==> flow/design.v <==
module main(clk, rst, mem_rdata, mem_addr, mem_wdata, mem_we);
	input clk, rst;
	input [15:0] mem_rdata;       
	output [7:0] mem_addr;
	output [7:0] mem_wdata;
	output mem_we;
	wire PCWrite, IRWrite, S, AdrSrc, MemWrite, RegSrc1, ExtenderShift, RegWrite;
	wire [1:0] RegSrc0, ALUSrcA, ALUSrcB, ResultSrc, ImmSrc;
	wire [3:0] ALUControl;
	wire [3:0] FLAGS;
	wire [15:0] Instr;
	wire [2:0] IMM_VAL_7;
	wire [7:0] IMM_VAL_1;
	assign ImmSrc = Instr[15:14];
	assign IMM_VAL_7 = 7;
	assign IMM_VAL_1 = 1;
	assign mem_we = MemWrite;
	controller CTRL(
		.clk(clk),
		.rst(rst),
		.FLAGS(FLAGS),
		.Instr(Instr),
		.PCWrite(PCWrite),
		.IRWrite(IRWrite),
		.S(S),
		.AdrSrc(AdrSrc),
		.MemWrite(MemWrite),
		.RegSrc1(RegSrc1),
		.ExtenderShift(ExtenderShift),
		.RegWrite(RegWrite),
		.RegSrc0(RegSrc0),
		.ALUSrcA(ALUSrcA),
		.ALUSrcB(ALUSrcB),
		.ResultSrc(ResultSrc),
		.ALUControl(ALUControl)
	);
	datapath DUT(
		AdrSrc,
		PCWrite,
		MemWrite,
		IRWrite,
		RegSrc1,
		ExtenderShift,
		RegWrite,
		clk,
		rst,
		S,
		ALUControl,
		ALUSrcA,
		ALUSrcB,
		IMM_VAL_1,
		IMM_VAL_7,
		ImmSrc,
		RegSrc0,
		ResultSrc,
		mem_rdata,
		FLAGS,
		Instr,
		mem_addr,
		mem_wdata
	);
endmodule
module controller(clk, rst, FLAGS, Instr, PCWrite, IRWrite, S, AdrSrc, MemWrite, RegSrc1, ExtenderShift, RegWrite, RegSrc0, ALUSrcA, ALUSrcB, ResultSrc, ALUControl);
	input clk, rst;
	input [3:0] FLAGS;
	input [15:0] Instr;
	reg [4:0] current_state, next_state;
	output reg PCWrite, IRWrite, S, AdrSrc, MemWrite, RegSrc1, ExtenderShift, RegWrite;
	output reg [1:0] RegSrc0, ALUSrcA, ALUSrcB, ResultSrc;
	output reg [3:0] ALUControl;
	wire [1:0] OP, CMD_00, B_type, B_flag;
	wire [2:0] CMD_01;
	wire logic_op;
	assign OP = Instr[15:14];
	assign CMD_00 = Instr[13:12];  
	assign CMD_01 = Instr[13:11];  
	assign B_type = Instr[13:12];
	assign B_flag = Instr[11:10];
	assign logic_op = (CMD_01 == 3'b000 | CMD_01 == 3'b001 | CMD_01 == 3'b010);
	parameter Fetch = 0;
	parameter Decode = 1;
	parameter MemAdr = 2;
	parameter MemRead = 3;
	parameter MemWB = 4;
	parameter MemW = 5;
	parameter ExecuteR = 6;
	parameter ExecuteI = 7;
	parameter ALUWB = 8;
	parameter Branch = 9;
	parameter BL = 10;
	parameter BI_MemAdr = 11;
	parameter BI_MemRead = 12;
	parameter BI_WritePC = 13;
	parameter BranchWithCondition = 14;
	always @(posedge clk)
	begin: STATE_MEMORY
		if (rst)
			current_state <= Fetch;
		else
			current_state <= next_state;
	end
	always @(*)
	begin: REGSRC_LOGIC
		RegSrc0 = 0;
		RegSrc1 = 0;
		ExtenderShift = 0;
		case (OP)
			2'b00: begin  
				if (Instr[11] == 1) begin
					RegSrc0 = 2;  
					ExtenderShift = 1;
				end
			end
			2'b01: begin  
				if (!logic_op) begin  
					RegSrc0 = 2;  
					ExtenderShift = 1;
				end
			end
			2'b10: begin  
				RegSrc1 = 1;  
			end
			2'b11: begin  
				RegSrc1 = 1;  
			end
		endcase
	end
	always @(*)
	begin: WRITE_CONTROLLER
		IRWrite = 0;
		PCWrite = 0;
		MemWrite = 0;
		RegWrite = 0;
		S = 0;
		case (current_state)
			Fetch: begin
				IRWrite = 1;
				PCWrite = 1;
			end
			Decode: begin
				PCWrite = 1;
				if (OP == 2'b11 && B_type == 2'b01)  
					RegWrite = 1;
			end
			ExecuteR: S = 1;
			ExecuteI: S = 1;
			ALUWB: RegWrite = 1;
			MemW: MemWrite = 1;
			MemWB: RegWrite = 1;
			Branch: PCWrite = 1;
			BL: PCWrite = 1;
			BI_WritePC: PCWrite = 1;
			BranchWithCondition: begin
				case (B_flag)
					2'b00: PCWrite = (FLAGS[2] == 1);  
					2'b01: PCWrite = (FLAGS[2] == 0);  
					2'b10: PCWrite = (FLAGS[1] == 1);  
					2'b11: PCWrite = (FLAGS[1] == 0);  
				endcase
			end
			default: ;
		endcase
	end
	always @(*)
	begin: OUTPUT_LOGIC
		AdrSrc = 0;
		ALUSrcA = 2'b01;
		ALUSrcB = 2'b10;
		ALUControl = 4'b0000;
		ResultSrc = 2'b10;
		case (current_state)
			Fetch: ;  
			Decode: ;  
			ExecuteR: begin 
				ALUSrcA = 0;  
				ALUSrcB = 2'b00;  
				if (OP == 2'b00) begin  
					if (CMD_00 == 2'b01)
						ALUControl = 4'b0001;  
					if (CMD_00 == 2'b10)
						ALUControl = 4'b0001;  
				end
				if (OP == 2'b01) begin  
					if (CMD_01 == 3'b000)  
						ALUControl = 4'b0100;
					if (CMD_01 == 3'b001)  
						ALUControl = 4'b0101;
					if (CMD_01 == 3'b010)  
						ALUControl = 4'b0110;
				end
			end
			ExecuteI: begin
				ALUSrcB = 2'b01;  
				ALUSrcA = 0;  
				if (OP == 2'b00) begin 
					if (CMD_00 == 2'b11)  
						ALUSrcA = 2'b10;  
					if (CMD_00 == 2'b01)
						ALUControl = 4'b0001;  
					if (CMD_00 == 2'b10)
						ALUControl = 4'b0001;  
				end
				if (OP == 2'b01) begin  
					if (CMD_01 == 3'b011)  
						ALUControl = 4'b1000;
					if (CMD_01 == 3'b100)  
						ALUControl = 4'b1001;
					if (CMD_01 == 3'b101)  
						ALUControl = 4'b1010;
					if (CMD_01 == 3'b110)  
						ALUControl = 4'b1011;
					if (CMD_01 == 3'b111)  
						ALUControl = 4'b1100;
				end
			end	
			ALUWB: ResultSrc = 2'b00;
			MemAdr: begin
				if (Instr[12] == 0)  
					ALUSrcA = 2'b00;	 
				else  
					ALUSrcA = 2'b10;	 
				ALUSrcB = 2'b01;
			end
			MemRead: begin
				ResultSrc = 2'b00;
				AdrSrc = 1;
			end
			MemW: begin
				ResultSrc = 2'b00;
				AdrSrc = 1;
			end
			MemWB: ResultSrc = 2'b01;
			Branch, BL, BI_MemAdr, BranchWithCondition: begin
				ALUSrcA = 2'b10;  
				ALUSrcB = 2'b01;  
			end
			BI_MemRead: begin
				ResultSrc = 2'b00;
				AdrSrc = 1;
			end
			BI_WritePC: ResultSrc = 2'b01;
			default: ;
		endcase
	end
	always @(*)
	begin: NEXT_STATE_LOGIC
		next_state = Fetch;
		case (current_state)
			Fetch: next_state = Decode;
			Decode: begin
				case (OP)
					2'b00: next_state = Instr[11] ? ExecuteI : ExecuteR;  
					2'b01: next_state = logic_op ? ExecuteR : ExecuteI;   
					2'b10: next_state = MemAdr;                           
					2'b11: begin  
						case (B_type)
							2'b00: next_state = Branch;
							2'b01: next_state = BL;
							2'b10: next_state = BI_MemAdr;
							2'b11: next_state = BranchWithCondition;
						endcase
					end
				endcase
			end
			ExecuteR, ExecuteI: begin
				if (OP == 2'b00 && CMD_00 == 2'b10)  
					next_state = Fetch;
				else
					next_state = ALUWB;
			end
			MemAdr: next_state = Instr[13] ? MemRead : MemW;
			MemRead: next_state = MemWB;
			BI_MemAdr: next_state = BI_MemRead;
			BI_MemRead: next_state = BI_WritePC;
			default: next_state = Fetch;
		endcase
	end
endmodule
module datapath(
	AdrSrc,
	PcWrite,
	MemWrite,
	IRWrite,
	RegSrc1,
	ExtenderShift,
	RegWrite,
	clk,
	rst,
	S,
	ALUControl,
	ALUSrcA,
	ALUSrcB,
	IMM_VAL_1,
	IMM_VAL_7,
	ImmSrc,
	RegSrc0,
	ResultSrc,
	M,
	FLAGS,
	Instr,
	MemAddr,
	WrittenData
);
input wire	AdrSrc;
input wire	PcWrite;
input wire	MemWrite;
input wire	IRWrite;
input wire	RegSrc1;
input wire	ExtenderShift;
input wire	RegWrite;
input wire	clk;
input wire	rst;
input wire	S;
input wire	[3:0] ALUControl;
input wire	[1:0] ALUSrcA;
input wire	[1:0] ALUSrcB;
input wire	[7:0] IMM_VAL_1;
input wire	[2:0] IMM_VAL_7;
input wire	[1:0] ImmSrc;
input wire	[1:0] RegSrc0;
input wire	[1:0] ResultSrc;
input wire	[15:0] M;
output wire	[3:0] FLAGS;
output wire	[15:0] Instr;
output wire	[7:0] MemAddr;
output wire	[7:0] WrittenData;
wire	[3:0] F;
wire	[3:3] FL;
wire	[15:0] Instr_ALTERA_SYNTHESIZED;
wire	[7:0] SYNTHESIZED_WIRE_0;
wire	[7:0] SYNTHESIZED_WIRE_1;
wire	[7:0] SYNTHESIZED_WIRE_27;
wire	[7:0] SYNTHESIZED_WIRE_3;
wire	[7:0] SYNTHESIZED_WIRE_4;
wire	[7:0] SYNTHESIZED_WIRE_28;
wire	[7:0] SYNTHESIZED_WIRE_29;
wire	[2:0] SYNTHESIZED_WIRE_8;
wire	[2:0] SYNTHESIZED_WIRE_9;
wire	[7:0] SYNTHESIZED_WIRE_12;
wire	[7:0] SYNTHESIZED_WIRE_30;
wire	[7:0] SYNTHESIZED_WIRE_31;
wire	[7:0] SYNTHESIZED_WIRE_16;
wire	[7:0] SYNTHESIZED_WIRE_32;
wire	[7:0] SYNTHESIZED_WIRE_18;
wire	[7:0] SYNTHESIZED_WIRE_22;
wire	[0:7] SYNTHESIZED_WIRE_24;
wire	[0:7] SYNTHESIZED_WIRE_25;
wire	[0:2] SYNTHESIZED_WIRE_26;
assign	WrittenData = SYNTHESIZED_WIRE_32;
assign	SYNTHESIZED_WIRE_24 = 0;
assign	SYNTHESIZED_WIRE_25 = 0;
assign	SYNTHESIZED_WIRE_26 = 0;
alu_with_shifter #(.W(8))	b2v_inst(
	.A(SYNTHESIZED_WIRE_0),
	.B(SYNTHESIZED_WIRE_1),
	.control(ALUControl),
	.N(F[3]),
	.Z(F[2]),
	.CO(F[1]),
	.OVF(F[0]),
	.out(SYNTHESIZED_WIRE_28));
mux_2x1 #(.W(3))	b2v_inst10(
	.sel(RegSrc1),
	.in0(Instr_ALTERA_SYNTHESIZED[2:0]),
	.in1(Instr_ALTERA_SYNTHESIZED[10:8]),
	.out(SYNTHESIZED_WIRE_9));
reg_w_rst_en #(.W(8))	b2v_inst12(
	.clk(clk),
	.rst(rst),
	.en(PcWrite),
	.inp(SYNTHESIZED_WIRE_27),
	.out(SYNTHESIZED_WIRE_29));
reg_w_rst_en #(.W(4))	b2v_inst13(
	.clk(clk),
	.rst(rst),
	.en(S),
	.inp(F),
	.out(FLAGS));
reg_w_res #(.W(8))	b2v_inst14(
	.clk(clk),
	.rst(rst),
	.inp(SYNTHESIZED_WIRE_3),
	.out(SYNTHESIZED_WIRE_22));
reg_w_res #(.W(8))	b2v_inst15(
	.clk(clk),
	.rst(rst),
	.inp(SYNTHESIZED_WIRE_4),
	.out(SYNTHESIZED_WIRE_32));
reg_w_res #(.W(8))	b2v_inst16(
	.clk(clk),
	.rst(rst),
	.inp(SYNTHESIZED_WIRE_28),
	.out(SYNTHESIZED_WIRE_12));
reg_w_res #(.W(8))	b2v_inst18(
	.clk(clk),
	.rst(rst),
	.inp(M[7:0]),
	.out(SYNTHESIZED_WIRE_30));
mux_2x1 #(.W(8))	b2v_inst19(
	.sel(AdrSrc),
	.in0(SYNTHESIZED_WIRE_29),
	.in1(SYNTHESIZED_WIRE_27),
	.out(SYNTHESIZED_WIRE_16));
reg_file_8	b2v_inst2(
	.clk(clk),
	.rst(rst),
	.WE3(RegWrite),
	.A1(SYNTHESIZED_WIRE_8),
	.A2(SYNTHESIZED_WIRE_9),
	.A3(Instr_ALTERA_SYNTHESIZED[10:8]),
	.R7_in(SYNTHESIZED_WIRE_27),
	.WD3(SYNTHESIZED_WIRE_27),
	.RD1(SYNTHESIZED_WIRE_3),
	.RD2(SYNTHESIZED_WIRE_4));
reg_w_rst_en #(.W(16))	b2v_inst20(
	.clk(clk),
	.rst(rst),
	.en(IRWrite),
	.inp(M),
	.out(Instr_ALTERA_SYNTHESIZED));
mux_4x1 #(.W(8))	b2v_inst22(
	.in0(SYNTHESIZED_WIRE_12),
	.in1(SYNTHESIZED_WIRE_30),
	.in2(SYNTHESIZED_WIRE_28),
	.in3(SYNTHESIZED_WIRE_31),
	.sel(ResultSrc),
	.out(SYNTHESIZED_WIRE_27));
assign	MemAddr = SYNTHESIZED_WIRE_16;
extend	b2v_inst4(
	.ImmSrc(ImmSrc),
	.inp(Instr_ALTERA_SYNTHESIZED[11:0]),
	.out(SYNTHESIZED_WIRE_18));
left_shifter	b2v_inst5(
	.en(ExtenderShift),
	.inp(SYNTHESIZED_WIRE_18),
	.rot(Instr_ALTERA_SYNTHESIZED[7:5]),
	.out(SYNTHESIZED_WIRE_31));
mux_4x1 #(.W(8))	b2v_inst7(
	.in0(SYNTHESIZED_WIRE_32),
	.in1(SYNTHESIZED_WIRE_31),
	.in2(IMM_VAL_1),
	.in3(SYNTHESIZED_WIRE_30),
	.sel(ALUSrcB),
	.out(SYNTHESIZED_WIRE_1));
mux_4x1 #(.W(8))	b2v_inst8(
	.in0(SYNTHESIZED_WIRE_22),
	.in1(SYNTHESIZED_WIRE_29),
	.in2(SYNTHESIZED_WIRE_24),
	.in3(SYNTHESIZED_WIRE_25),
	.sel(ALUSrcA),
	.out(SYNTHESIZED_WIRE_0));
mux_4x1 #(.W(3))	b2v_inst9(
	.in0(Instr_ALTERA_SYNTHESIZED[7:5]),
	.in1(IMM_VAL_7),
	.in2(Instr_ALTERA_SYNTHESIZED[10:8]),
	.in3(SYNTHESIZED_WIRE_26),
	.sel(RegSrc0),
	.out(SYNTHESIZED_WIRE_8));
assign	Instr = Instr_ALTERA_SYNTHESIZED;
endmodule
module dec_3x8(inp, out);
	input [2:0] inp;
	output [7:0] out;
	assign out[7] = (inp[2]) & (inp[1]) & (inp[0]);
	assign out[6] = (inp[2]) & (inp[1]) & (~inp[0]);
	assign out[5] = (inp[2]) & (~inp[1]) & (inp[0]);
	assign out[4] = (inp[2]) & (~inp[1]) & (~inp[0]);
	assign out[3] = (~inp[2]) & (inp[1]) & (inp[0]);
	assign out[2] = (~inp[2]) & (inp[1]) & (~inp[0]);
	assign out[1] = (~inp[2]) & (~inp[1]) & (inp[0]);
	assign out[0] = (~inp[2]) & (~inp[1]) & (~inp[0]);
endmodule
module mux_2x1 #(parameter W=8)(in0, in1, sel, out);
	input [W-1:0] in0, in1;
	input sel;
	output reg [W-1:0] out;
	always @(in0, in1, sel)
		case(sel)
			1'b0: out = in0;
			1'b1: out = in1;
		endcase
endmodule
module mux_4x1 #(parameter W=8)(in0, in1, in2, in3, sel, out);
	input [W-1:0] in0, in1, in2, in3;
	input [1:0] sel;
	output reg [W-1:0] out;
	always @(in0, in1, in2, in3, sel)
		case(sel)
			2'b00: out = in0;
			2'b01: out = in1;
			2'b10: out = in2;
			2'b11: out = in3;
		endcase
endmodule
module mux_8x1 #(parameter W=8)(in0, in1, in2, in3, in4, in5, in6, in7, sel, out);
	input [W-1:0] in0, in1, in2, in3, in4, in5, in6, in7;
	input [2:0] sel;
	wire [W-1:0] middle_out0, middle_out1;
	output [W-1:0] out;
	mux_4x1 #(W) mux1 (in0, in1, in2, in3, sel[1:0], middle_out0);
	mux_4x1 #(W) mux2 (in4, in5, in6, in7, sel[1:0], middle_out1);
	mux_2x1 #(W) mux3 (middle_out0, middle_out1, sel[2], out);
endmodule
module reg_w_res #(parameter W=8) (clk, rst, inp, out);
	input clk, rst;
	input [W-1:0] inp;
	output reg [W-1:0] out;
	always @(posedge clk)
	begin
		if (rst) begin
			out <= 0;
		end else begin
			out <= inp;
		end
	end
endmodule
module reg_w_rst_en #(parameter W=8) (clk, rst, en, inp, out);
	input clk, rst, en;
	input [W-1:0] inp;
	output reg [W-1:0] out;
	always @(posedge clk)
	begin
		if (rst) begin
			out <= 0;
		end else if (en) begin
			out <= inp;
		end
	end
endmodule
module bit_8_reg_w_rst_en #(parameter D=0) (clk, rst, en, inp, out);
	input clk, rst, en;
	input [7:0] inp;
	output reg [7:0] out;
	always @(posedge clk)
	begin
		if (rst) begin
			out <= D;
		end else if (en) begin
			out <= inp;
		end
	end
endmodule
module reg_file_8(clk, rst, A1, A2, A3, WD3, R7_in, RD1, RD2, WE3);
	input clk, rst, WE3;
	input[2:0] A1, A2, A3;
	input[7:0] WD3, R7_in;
	output [7:0] RD1, RD2;
	wire [7:0] R_OUT[7:0];
	wire [7:0] DEC_WR_OUT, WRITE_SELECT;
	dec_3x8 dec_write_en(.inp(A3), .out(DEC_WR_OUT));
	assign WRITE_SELECT[0] = DEC_WR_OUT[0] & WE3;
	assign WRITE_SELECT[1] = DEC_WR_OUT[1] & WE3;
	assign WRITE_SELECT[2] = DEC_WR_OUT[2] & WE3;
	assign WRITE_SELECT[3] = DEC_WR_OUT[3] & WE3;
	assign WRITE_SELECT[4] = DEC_WR_OUT[4] & WE3;
	assign WRITE_SELECT[5] = DEC_WR_OUT[5] & WE3;
	assign WRITE_SELECT[6] = DEC_WR_OUT[6] & WE3;
	assign WRITE_SELECT[7] = DEC_WR_OUT[7] & WE3;
	bit_8_reg_w_rst_en #(0) R0(.clk(clk), .rst(rst), .en(WRITE_SELECT[0]), .inp(WD3), .out(R_OUT[0]));
	bit_8_reg_w_rst_en #(1) R1(.clk(clk), .rst(rst), .en(WRITE_SELECT[1]), .inp(WD3), .out(R_OUT[1]));
	bit_8_reg_w_rst_en #(2) R2(.clk(clk), .rst(rst), .en(WRITE_SELECT[2]), .inp(WD3), .out(R_OUT[2]));
	bit_8_reg_w_rst_en #(3) R3(.clk(clk), .rst(rst), .en(WRITE_SELECT[3]), .inp(WD3), .out(R_OUT[3]));
	bit_8_reg_w_rst_en #(4) R4(.clk(clk), .rst(rst), .en(WRITE_SELECT[4]), .inp(WD3), .out(R_OUT[4]));
	bit_8_reg_w_rst_en #(5) R5(.clk(clk), .rst(rst), .en(WRITE_SELECT[5]), .inp(WD3), .out(R_OUT[5]));
	bit_8_reg_w_rst_en #(6) R6(.clk(clk), .rst(rst), .en(WRITE_SELECT[6]), .inp(WD3), .out(R_OUT[6]));
	bit_8_reg_w_rst_en #(0) R7(.clk(clk), .rst(rst), .en(WRITE_SELECT[7]), .inp(R7_in), .out(R_OUT[7]));
	mux_8x1 #(8) mux_A1(R_OUT[0], R_OUT[1], R_OUT[2], R_OUT[3],
								 R_OUT[4], R_OUT[5], R_OUT[6], R_OUT[7],
								 A1, RD1);
	mux_8x1 #(8) mux_A2(R_OUT[0], R_OUT[1], R_OUT[2], R_OUT[3],
								 R_OUT[4], R_OUT[5], R_OUT[6], R_OUT[7],
								 A2, RD2);
endmodule
module extend(inp, out, ImmSrc);
	input [11:0] inp;
	input [1:0] ImmSrc;
	output reg [7:0] out;
	always @(inp, ImmSrc)
	begin
		case (ImmSrc)
			2'b10: out = {2'b0, inp[11], inp[4:0]};  
			2'b11: out = {2'b0, inp[5:0]};           
			default: out = {3'b0, inp[4:0]};         
		endcase
	end
endmodule
module left_shifter(inp, rot, en, out);
	input [7:0] inp;
	input [2:0] rot;
	input en;
	output reg [7:0] out;
	always @(*)
	begin
	if (en)
	begin
		out = inp << rot;
	end
	else
		out = inp;
	end
endmodule
module alu_with_shifter #(parameter W=8)(A, B, out, control, N, Z, CO, OVF);
	input [W-1:0] A, B;
	input [3:0] control;
	output reg N,Z,CO,OVF;
	output reg [W-1:0] out;
	reg [2*W-1:0] A_A;
	always @(*)
	begin
		CO = 0;
		OVF = 0;
		out = 0;
		A_A = 0;
		case(control)
		4'b0000:	begin  
					{CO, out} = A + B;
					OVF = (A[W-1] ~^ B[W-1]) & (A[W-1] ^ out[W-1]);
					end
		4'b0001:	begin  
					{CO, out} = A - B;
					OVF = (A[W-1] ^ out[W-1]) & (A[W-1] ^ B[W-1]);
					end
		4'b0010:	begin  
					{CO, out} = B - A;
					OVF = (B[W-1] ^ out[W-1]) & (A[W-1] ^ B[W-1]);
					end
		4'b0011:	out = A & (~B);
		4'b0100:	out = A & B;   
		4'b0101:	out = A | B;   
		4'b0110:	out = A ^ B;   
		4'b0111:	out = A ~^ B;
		4'b1000: begin  
					A_A = {A,A};
					A_A = A_A << B;
					out = A_A[2*W-1:W];
					end
		4'b1001: begin  
					A_A = {A,A};
					A_A = A_A >> B;
					out = A_A[W-1:0];
					end
		4'b1010: out = A << B;    
		4'b1011: out = A >> B;    
		4'b1100: out = A >>> B;   
		default: out = 0;
		endcase
		N = out[W-1];
		Z = (out == 0);
	end
endmodule
# ---- Tool chain data of main
# Tool output for the design above, in the order of the flow.
# Lines are those of the file above, counted from 1.
# A cell with n/a has no value.
dict set report design {
  design {main}
  clock_port {clk}
  lib {sky130hd}
  pvt_corner {tt_025C_1v80}
}

# ---- Word level
# Counts by Yosys on the flattened word-level netlist (proc, flatten, opt, wreduce). Print and check cells are left out.
dict set report op_classes {
  add_sub_neg 3
  eq_ne 60
  n_shift 6
  n_mux 59
  logic 45
  reduce_logical 26
}
# op count
set ops {}
lappend ops {{parallel mux 8 bit (select 4 bit)} 6}
lappend ops {{parallel mux 8 bit (select 13 bit)} 1}
lappend ops {{2-to-1 mux 4 bit} 12}
lappend ops {{parallel mux 8 bit (select 2 bit)} 3}
lappend ops {{parallel mux 5 bit (select 4 bit)} 2}
lappend ops {{equality test 2 bit with constant B} 18}
lappend ops {{equality test 5 x 4 -> 1 bit with constant B} 7}
lappend ops {{parallel mux 5 bit (select 7 bit)} 1}
lappend ops {{parallel mux 8 bit (select 3 bit)} 1}
lappend ops {{bitwise AND 1 bit} 23}
lappend ops {{equality test 4 bit with constant B} 5}
lappend ops {{equality test 5 x 3 -> 1 bit with constant B} 4}
lappend ops {{equality test 2 x 1 -> 1 bit with constant B} 9}
lappend ops {{logical NOT 2 bit} 9}
lappend ops {{subtractor 8 x 8 -> 9 bit} 2}
lappend ops {{<< shifter 16 x 8 -> 16 bit} 1}
lappend ops {{right shift 16 x 8 -> 8 bit} 1}
lappend ops {{equality test 4 x 3 -> 1 bit with constant B} 4}
lappend ops {{bitwise AND 8 bit} 2}
lappend ops {{OR reduction 2 bit} 6}
lappend ops {{equality test 3 bit with constant B} 4}
lappend ops {{parallel mux 6 bit (select 2 bit)} 1}
lappend ops {{parallel mux 3 bit (select 4 bit)} 1}
lappend ops {{2-to-1 mux 1 bit} 11}
lappend ops {{equality test 5 x 2 -> 1 bit with constant B} 2}
lappend ops {{2-to-1 mux 2 bit} 5}
lappend ops {{NOT 1 bit} 9}
lappend ops {{adder 8 x 8 -> 9 bit} 1}
# Other operator kinds: 35; their cells: 48.
dict set report bits {
  regBits 128
  input_bits 18
  out_inout_bits 17
}

# ---- Depth
# Yosys ltp: most cells in a row. Word level: on the elaborated netlist, between registers, memories and ports. Mapped: between sequential cells and ports; inverters and the memories' decode and read muxes count.
dict set report logic_depth {
  ltp_word 15
  abc_area 0
  ltp_mapped 21
  ltp_nobuf 18
}

# ---- Netlist
# Yosys stat after the flow's synthesis: flattened, memories mapped to cells. It holds for the ABC_AREA given above (unset counts as 0); a run with the other value may have another netlist.
dict set report mapped {
  cells 1192
  synth_area_um2 9396.5
  sequential_area_um2 2742.6
  flip_flops 137
}
# type count type_area_um2
set by_type {}
lappend by_type {sky130_fd_sc_hd__dfxtp_1 137 2742.63}
lappend by_type {sky130_fd_sc_hd__nand2_1 145 544.272}
lappend by_type {sky130_fd_sc_hd__ha_1 35 437.92}
lappend by_type {sky130_fd_sc_hd__o21ai_0 87 435.418}
lappend by_type {sky130_fd_sc_hd__a21oi_1 85 425.408}
lappend by_type {sky130_fd_sc_hd__nor2_1 105 394.128}
lappend by_type {sky130_fd_sc_hd__a31oi_1 52 325.312}
lappend by_type {sky130_fd_sc_hd__mux2i_1 31 310.298}
lappend by_type {sky130_fd_sc_hd__mux4_2 13 292.781}
lappend by_type {sky130_fd_sc_hd__clkbuf_1 60 225.216}
lappend by_type {sky130_fd_sc_hd__nand3_1 35 175.168}
lappend by_type {sky130_fd_sc_hd__a311oi_1 17 148.893}
lappend by_type {sky130_fd_sc_hd__nor3_1 28 140.134}
lappend by_type {sky130_fd_sc_hd__nand4_1 18 112.608}
lappend by_type {sky130_fd_sc_hd__o211ai_1 15 112.608}
lappend by_type {sky130_fd_sc_hd__nor2b_1 17 106.352}
lappend by_type {sky130_fd_sc_hd__a211oi_1 13 97.594}
lappend by_type {sky130_fd_sc_hd__inv_1 26 97.594}
# Not listed: further types 76, cells in them 273.
# The figures by module come from a second, unflattened synthesis with its own total; it is not the netlist above.
dict set report hier_totals {
  hier_cells 1082
  hier_area_um2 10407.5
}
# Each row is one instance without its submodules.
# mod instances cells area_um2 seq_area_um2
set by_module {}
lappend by_module {{alu_with_shifter (W=8)} 1 451 3005.4 0.0}
lappend by_module {{mux_4x1 (W=8)} 7 10 196.4 0.0}
lappend by_module {{reg_w_res (W=8)} 4 16 210.2 160.2}
lappend by_module {controller 1 93 792.0 300.3}
lappend by_module {{reg_w_rst_en (W=16)} 1 52 580.6 320.3}
lappend by_module {{bit_8_reg_w_rst_en (D=0)} 2 26 285.3 160.2}
lappend by_module {{mux_2x1 (W=8)} 3 9 131.4 0.0}
lappend by_module {left_shifter 1 43 362.8 0.0}
lappend by_module {{bit_8_reg_w_rst_en (D=3)} 1 26 292.8 160.2}
lappend by_module {{bit_8_reg_w_rst_en (D=5)} 1 26 292.8 160.2}
lappend by_module {{bit_8_reg_w_rst_en (D=6)} 1 26 292.8 160.2}
lappend by_module {{bit_8_reg_w_rst_en (D=1)} 1 26 290.3 160.2}
lappend by_module {{bit_8_reg_w_rst_en (D=2)} 1 26 290.3 160.2}
lappend by_module {{bit_8_reg_w_rst_en (D=4)} 1 26 290.3 160.2}
# Modules not listed: 10.

# ---- Path before layout
# Path of least setup slack by OpenSTA after synthesis, without wires, with an ideal clock, recovery checks aside; 20% of the period is set as input and as output delay. Where synthesis merged equal registers, the netlist keeps one of their names.
dict set report synth_path {
  path_type {register -> output}
  from {reg CTRL.current_state}
  to {out mem_addr[4]}
  tclk_ns 5.5
  t_arrival_ns 4.058
  t_required_ns 4.400
  slack_ns 0.342
  path_delay_ns 4.058
  path_stages 21
  n_path_buf 5
  synth_period_reached_ns 5.158
}
# "path_delay_ns" is the arrival time less input delay plus setup time.
# At an output port there is no setup time.
# "path_stages": output pins that drive a net of the path, with the launching flip-flop's if there is one; two outputs of one cell count as two.
# "synth_period_reached_ns" = period - worst setup slack (recovery checks aside). The figure is calculated, with input and output delays left at 20% of the set period.
# An end named without its bit number is one bit of that signal or, where synthesis recoded a state register, one of its new flip-flops.
# The rows between start and end are the longest chain of elaborated cells between them; the timing report does not say that the signal goes this way. Where chains are equally long, one stands for them.
# Each line given opens the expression or statement behind the cell; cells for indexed reads and writes are added by Yosys, which also makes memories of some case tables.
dict set report synth_between {
  path_cell_list {sky130_fd_sc_hd__dfxtp_1 -> sky130_fd_sc_hd__or4_4 -> sky130_fd_sc_hd__buf_6 -> sky130_fd_sc_hd__nor2_8 -> sky130_fd_sc_hd__buf_8 -> sky130_fd_sc_hd__nand2_1 -> sky130_fd_sc_hd__o21ai_1 -> sky130_fd_sc_hd__clkbuf_1 -> sky130_fd_sc_hd__ha_1 -> sky130_fd_sc_hd__clkbuf_1 -> sky130_fd_sc_hd__nand2b_1 -> sky130_fd_sc_hd__a2bb2oi_1 -> sky130_fd_sc_hd__mux2i_1 -> sky130_fd_sc_hd__xnor2_1 -> sky130_fd_sc_hd__a222oi_1 -> sky130_fd_sc_hd__o41ai_2 -> sky130_fd_sc_hd__a21oi_1 -> sky130_fd_sc_hd__and3_4 -> sky130_fd_sc_hd__o221a_1 -> sky130_fd_sc_hd__buf_6 -> sky130_fd_sc_hd__a21oi_1}
  elab_chain_len 10
}
# item line_no
set synth_lines {}
lappend synth_lines {{from (decl)} 67} ;# reg [4:0] current_state, next_state;
lappend synth_lines {{from (assign)} 98} ;# current_state <= Fetch;
lappend synth_lines {{from (assign)} 100} ;# current_state <= next_state;
lappend synth_lines {{equality test 5 x 4 -> 1 bit} 171} ;# case (current_state)
lappend synth_lines {{OR reduction 4 bit} 171}
lappend synth_lines {{parallel mux 2 bit (select 4 bit)} 171}
lappend synth_lines {{equality test 2 bit} 488} ;# case(sel)
lappend synth_lines {{OR reduction 2 bit} n/a}
lappend synth_lines {{parallel mux 8 bit (select 3 bit)} 488}
lappend synth_lines {{subtractor 8 x 8 -> 9 bit} 624} ;# {CO, out} = B - A;
lappend synth_lines {{parallel mux 8 bit (select 13 bit)} 614} ;# case(control)
lappend synth_lines {{parallel mux 8 bit (select 4 bit)} 488}
lappend synth_lines {{parallel mux 8 bit (select 2 bit)} 478} ;# case(sel)
lappend synth_lines {{to (decl)} 4} ;# output [7:0] mem_addr;

# ---- Worst path after layout
# From the final timing report of run 1: the path of least setup slack in the routed layout; clock arrival at registers is part of the times.
dict set report layout_path {
  path_type {register -> output}
  from {reg CTRL.current_state}
  to {out mem_addr[6]}
  tclk_ns 6.74
  t_arrival_ns 5.74
  t_required_ns 5.39
  slack_ns -0.35
  path_stages 18
  n_path_buf 1
}
# An end named without its bit number is one bit of that signal or, where synthesis recoded a state register, one of its new flip-flops.
# The rows between start and end are the longest chain of elaborated cells between them; the timing report does not say that the signal goes this way. Where chains are equally long, one stands for them.
dict set report layout_between {
  path_cell_list {sky130_fd_sc_hd__dfxtp_1 -> sky130_fd_sc_hd__or4_4 -> sky130_fd_sc_hd__o21ai_1 -> sky130_fd_sc_hd__a21o_1 -> sky130_fd_sc_hd__nand2_1 -> sky130_fd_sc_hd__ha_1 -> sky130_fd_sc_hd__fa_1 -> sky130_fd_sc_hd__nand2b_1 -> sky130_fd_sc_hd__a2bb2oi_1 -> sky130_fd_sc_hd__a21oi_1 -> sky130_fd_sc_hd__o21bai_1 -> sky130_fd_sc_hd__o32a_1 -> sky130_fd_sc_hd__a31oi_1 -> sky130_fd_sc_hd__a211o_1 -> sky130_fd_sc_hd__nor3_2 -> sky130_fd_sc_hd__a211o_1 -> sky130_fd_sc_hd__a31oi_1 -> sky130_fd_sc_hd__clkdlybuf4s50_1}
  elab_chain_len 10
}
# item line_no
set layout_lines {}
lappend layout_lines {{from (decl)} 67} ;# reg [4:0] current_state, next_state;
lappend layout_lines {{from (assign)} 98} ;# current_state <= Fetch;
lappend layout_lines {{from (assign)} 100} ;# current_state <= next_state;
lappend layout_lines {{equality test 5 x 4 -> 1 bit} 171} ;# case (current_state)
lappend layout_lines {{OR reduction 4 bit} 171}
lappend layout_lines {{parallel mux 2 bit (select 4 bit)} 171}
lappend layout_lines {{equality test 2 bit} 488} ;# case(sel)
lappend layout_lines {{OR reduction 2 bit} n/a}
lappend layout_lines {{parallel mux 8 bit (select 3 bit)} 488}
lappend layout_lines {{subtractor 8 x 8 -> 9 bit} 624} ;# {CO, out} = B - A;
lappend layout_lines {{parallel mux 8 bit (select 13 bit)} 614} ;# case(control)
lappend layout_lines {{parallel mux 8 bit (select 4 bit)} 488}
lappend layout_lines {{parallel mux 8 bit (select 2 bit)} 478} ;# case(sel)
lappend layout_lines {{to (decl)} 4} ;# output [7:0] mem_addr;

--- measured runs ---
Measured results for main: 2 stored runs of the Yosys and OpenROAD flow on sky130hd. The settings differ; the order carries no meaning. The constraints put input and output delay at 20% of the set period each and load the outputs with 0.01 pF.
"achieved_period_ns" is the run's clock period less its worst setup slack. It is reckoned from that one timing run; input and output delays stay at 20% of the period that was set.
"timing.worst_path_ns" = time allowed to the worst setup path (clock period - input delay - output delay, where it has them) - its slack; a late launch clock adds to it, a late capture clock takes from it.
"final_power_mw": no workload was simulated; the value follows from the tool's default switching activity.

# run 1
==> flow/run.sh <==
#!/bin/bash
# the make line also repeats the synthesis and layout settings of config.mk as NAME=value (left out here)
make -C /OpenROAD-flow-scripts/flow DESIGN_CONFIG=/design/flow/config.mk WORK_HOME=/design/flow/orfs CLKGATE_MAP_FILE= finish
==> flow/config.mk <==
export PLATFORM = sky130hd
export DESIGN_NAME = main
export DESIGN_NICKNAME = main
export VERILOG_FILES = /design/flow/design.v
export SDC_FILE = /design/flow/constraint.sdc
export NUM_CORES = 4
export LEC_CHECK = 0
export CAP_MARGIN = 0
export CELL_PAD_IN_SITES_DETAIL_PLACEMENT = 2
export CELL_PAD_IN_SITES_GLOBAL_PLACEMENT = 1
export CORE_MARGIN = 7
export CORE_UTILIZATION = 41
export CTS_CLUSTER_SIZE = 82
export MAX_ROUTING_LAYER = met4
export PLACE_DENSITY_LB_ADDON = 0.3
export SETUP_SLACK_MARGIN = -0.61
export SLEW_MARGIN = 40
export TNS_END_PERCENT = 25
==> flow/constraint.sdc <==
create_clock -name core_clock -period 6.74 [get_ports {clk}]
set_input_delay 1.3480 -clock core_clock [delete_from_list [all_inputs] [get_ports {clk}]]
set_output_delay 1.3480 -clock core_clock [all_outputs]
set_load 0.01 [all_outputs]

==> run 1: results <==
total_negative_slack_ns=-0.605
timing.worst_path_ns=5.74
path_kind="register -> output"
die_um2=27352.2
setup_ws_ns=-0.346
final_hold_ws_ns=0.490
util_pct=47.0
synth_chip_area_um2=9396.5
layout_stdcell_area_um2=10600.2
achieved_period_ns=7.086
final_power_mw=2.563

# run 2
==> flow/run.sh <==
#!/bin/bash
# the make line also repeats the synthesis and layout settings of config.mk as NAME=value (left out here)
make -C /OpenROAD-flow-scripts/flow DESIGN_CONFIG=/design/flow/config.mk WORK_HOME=/design/flow/orfs CLKGATE_MAP_FILE= finish
==> flow/config.mk <==
export PLATFORM = sky130hd
export DESIGN_NAME = main
export DESIGN_NICKNAME = main
export VERILOG_FILES = /design/flow/design.v
export SDC_FILE = /design/flow/constraint.sdc
export NUM_CORES = 4
export LEC_CHECK = 0
export CAP_MARGIN = 0
export CELL_PAD_IN_SITES_DETAIL_PLACEMENT = 1
export CELL_PAD_IN_SITES_GLOBAL_PLACEMENT = 1
export CORE_ASPECT_RATIO = 1.72
export CORE_MARGIN = 7
export CORE_UTILIZATION = 41
export CTS_CLUSTER_SIZE = 82
export GPL_ROUTABILITY_DRIVEN = 0
export MAX_ROUTING_LAYER = met4
export PLACE_DENSITY_LB_ADDON = 0.3
export SETUP_SLACK_MARGIN = 0.55
export SLEW_MARGIN = 40
export TNS_END_PERCENT = 45
==> flow/constraint.sdc <==
create_clock -name core_clock -period 6.74 [get_ports {clk}]
set_input_delay 1.3480 -clock core_clock [delete_from_list [all_inputs] [get_ports {clk}]]
set_output_delay 1.3480 -clock core_clock [all_outputs]
set_load 0.01 [all_outputs]

==> run 2: results <==
total_negative_slack_ns=0.000
timing.worst_path_ns=4.77
path_kind="register -> output"
die_um2=27509.7
setup_ws_ns=0.626
final_hold_ws_ns=0.475
util_pct=48.1
synth_chip_area_um2=9396.5
layout_stdcell_area_um2=10844.2
achieved_period_ns=6.114
final_power_mw=2.478
--- end ---
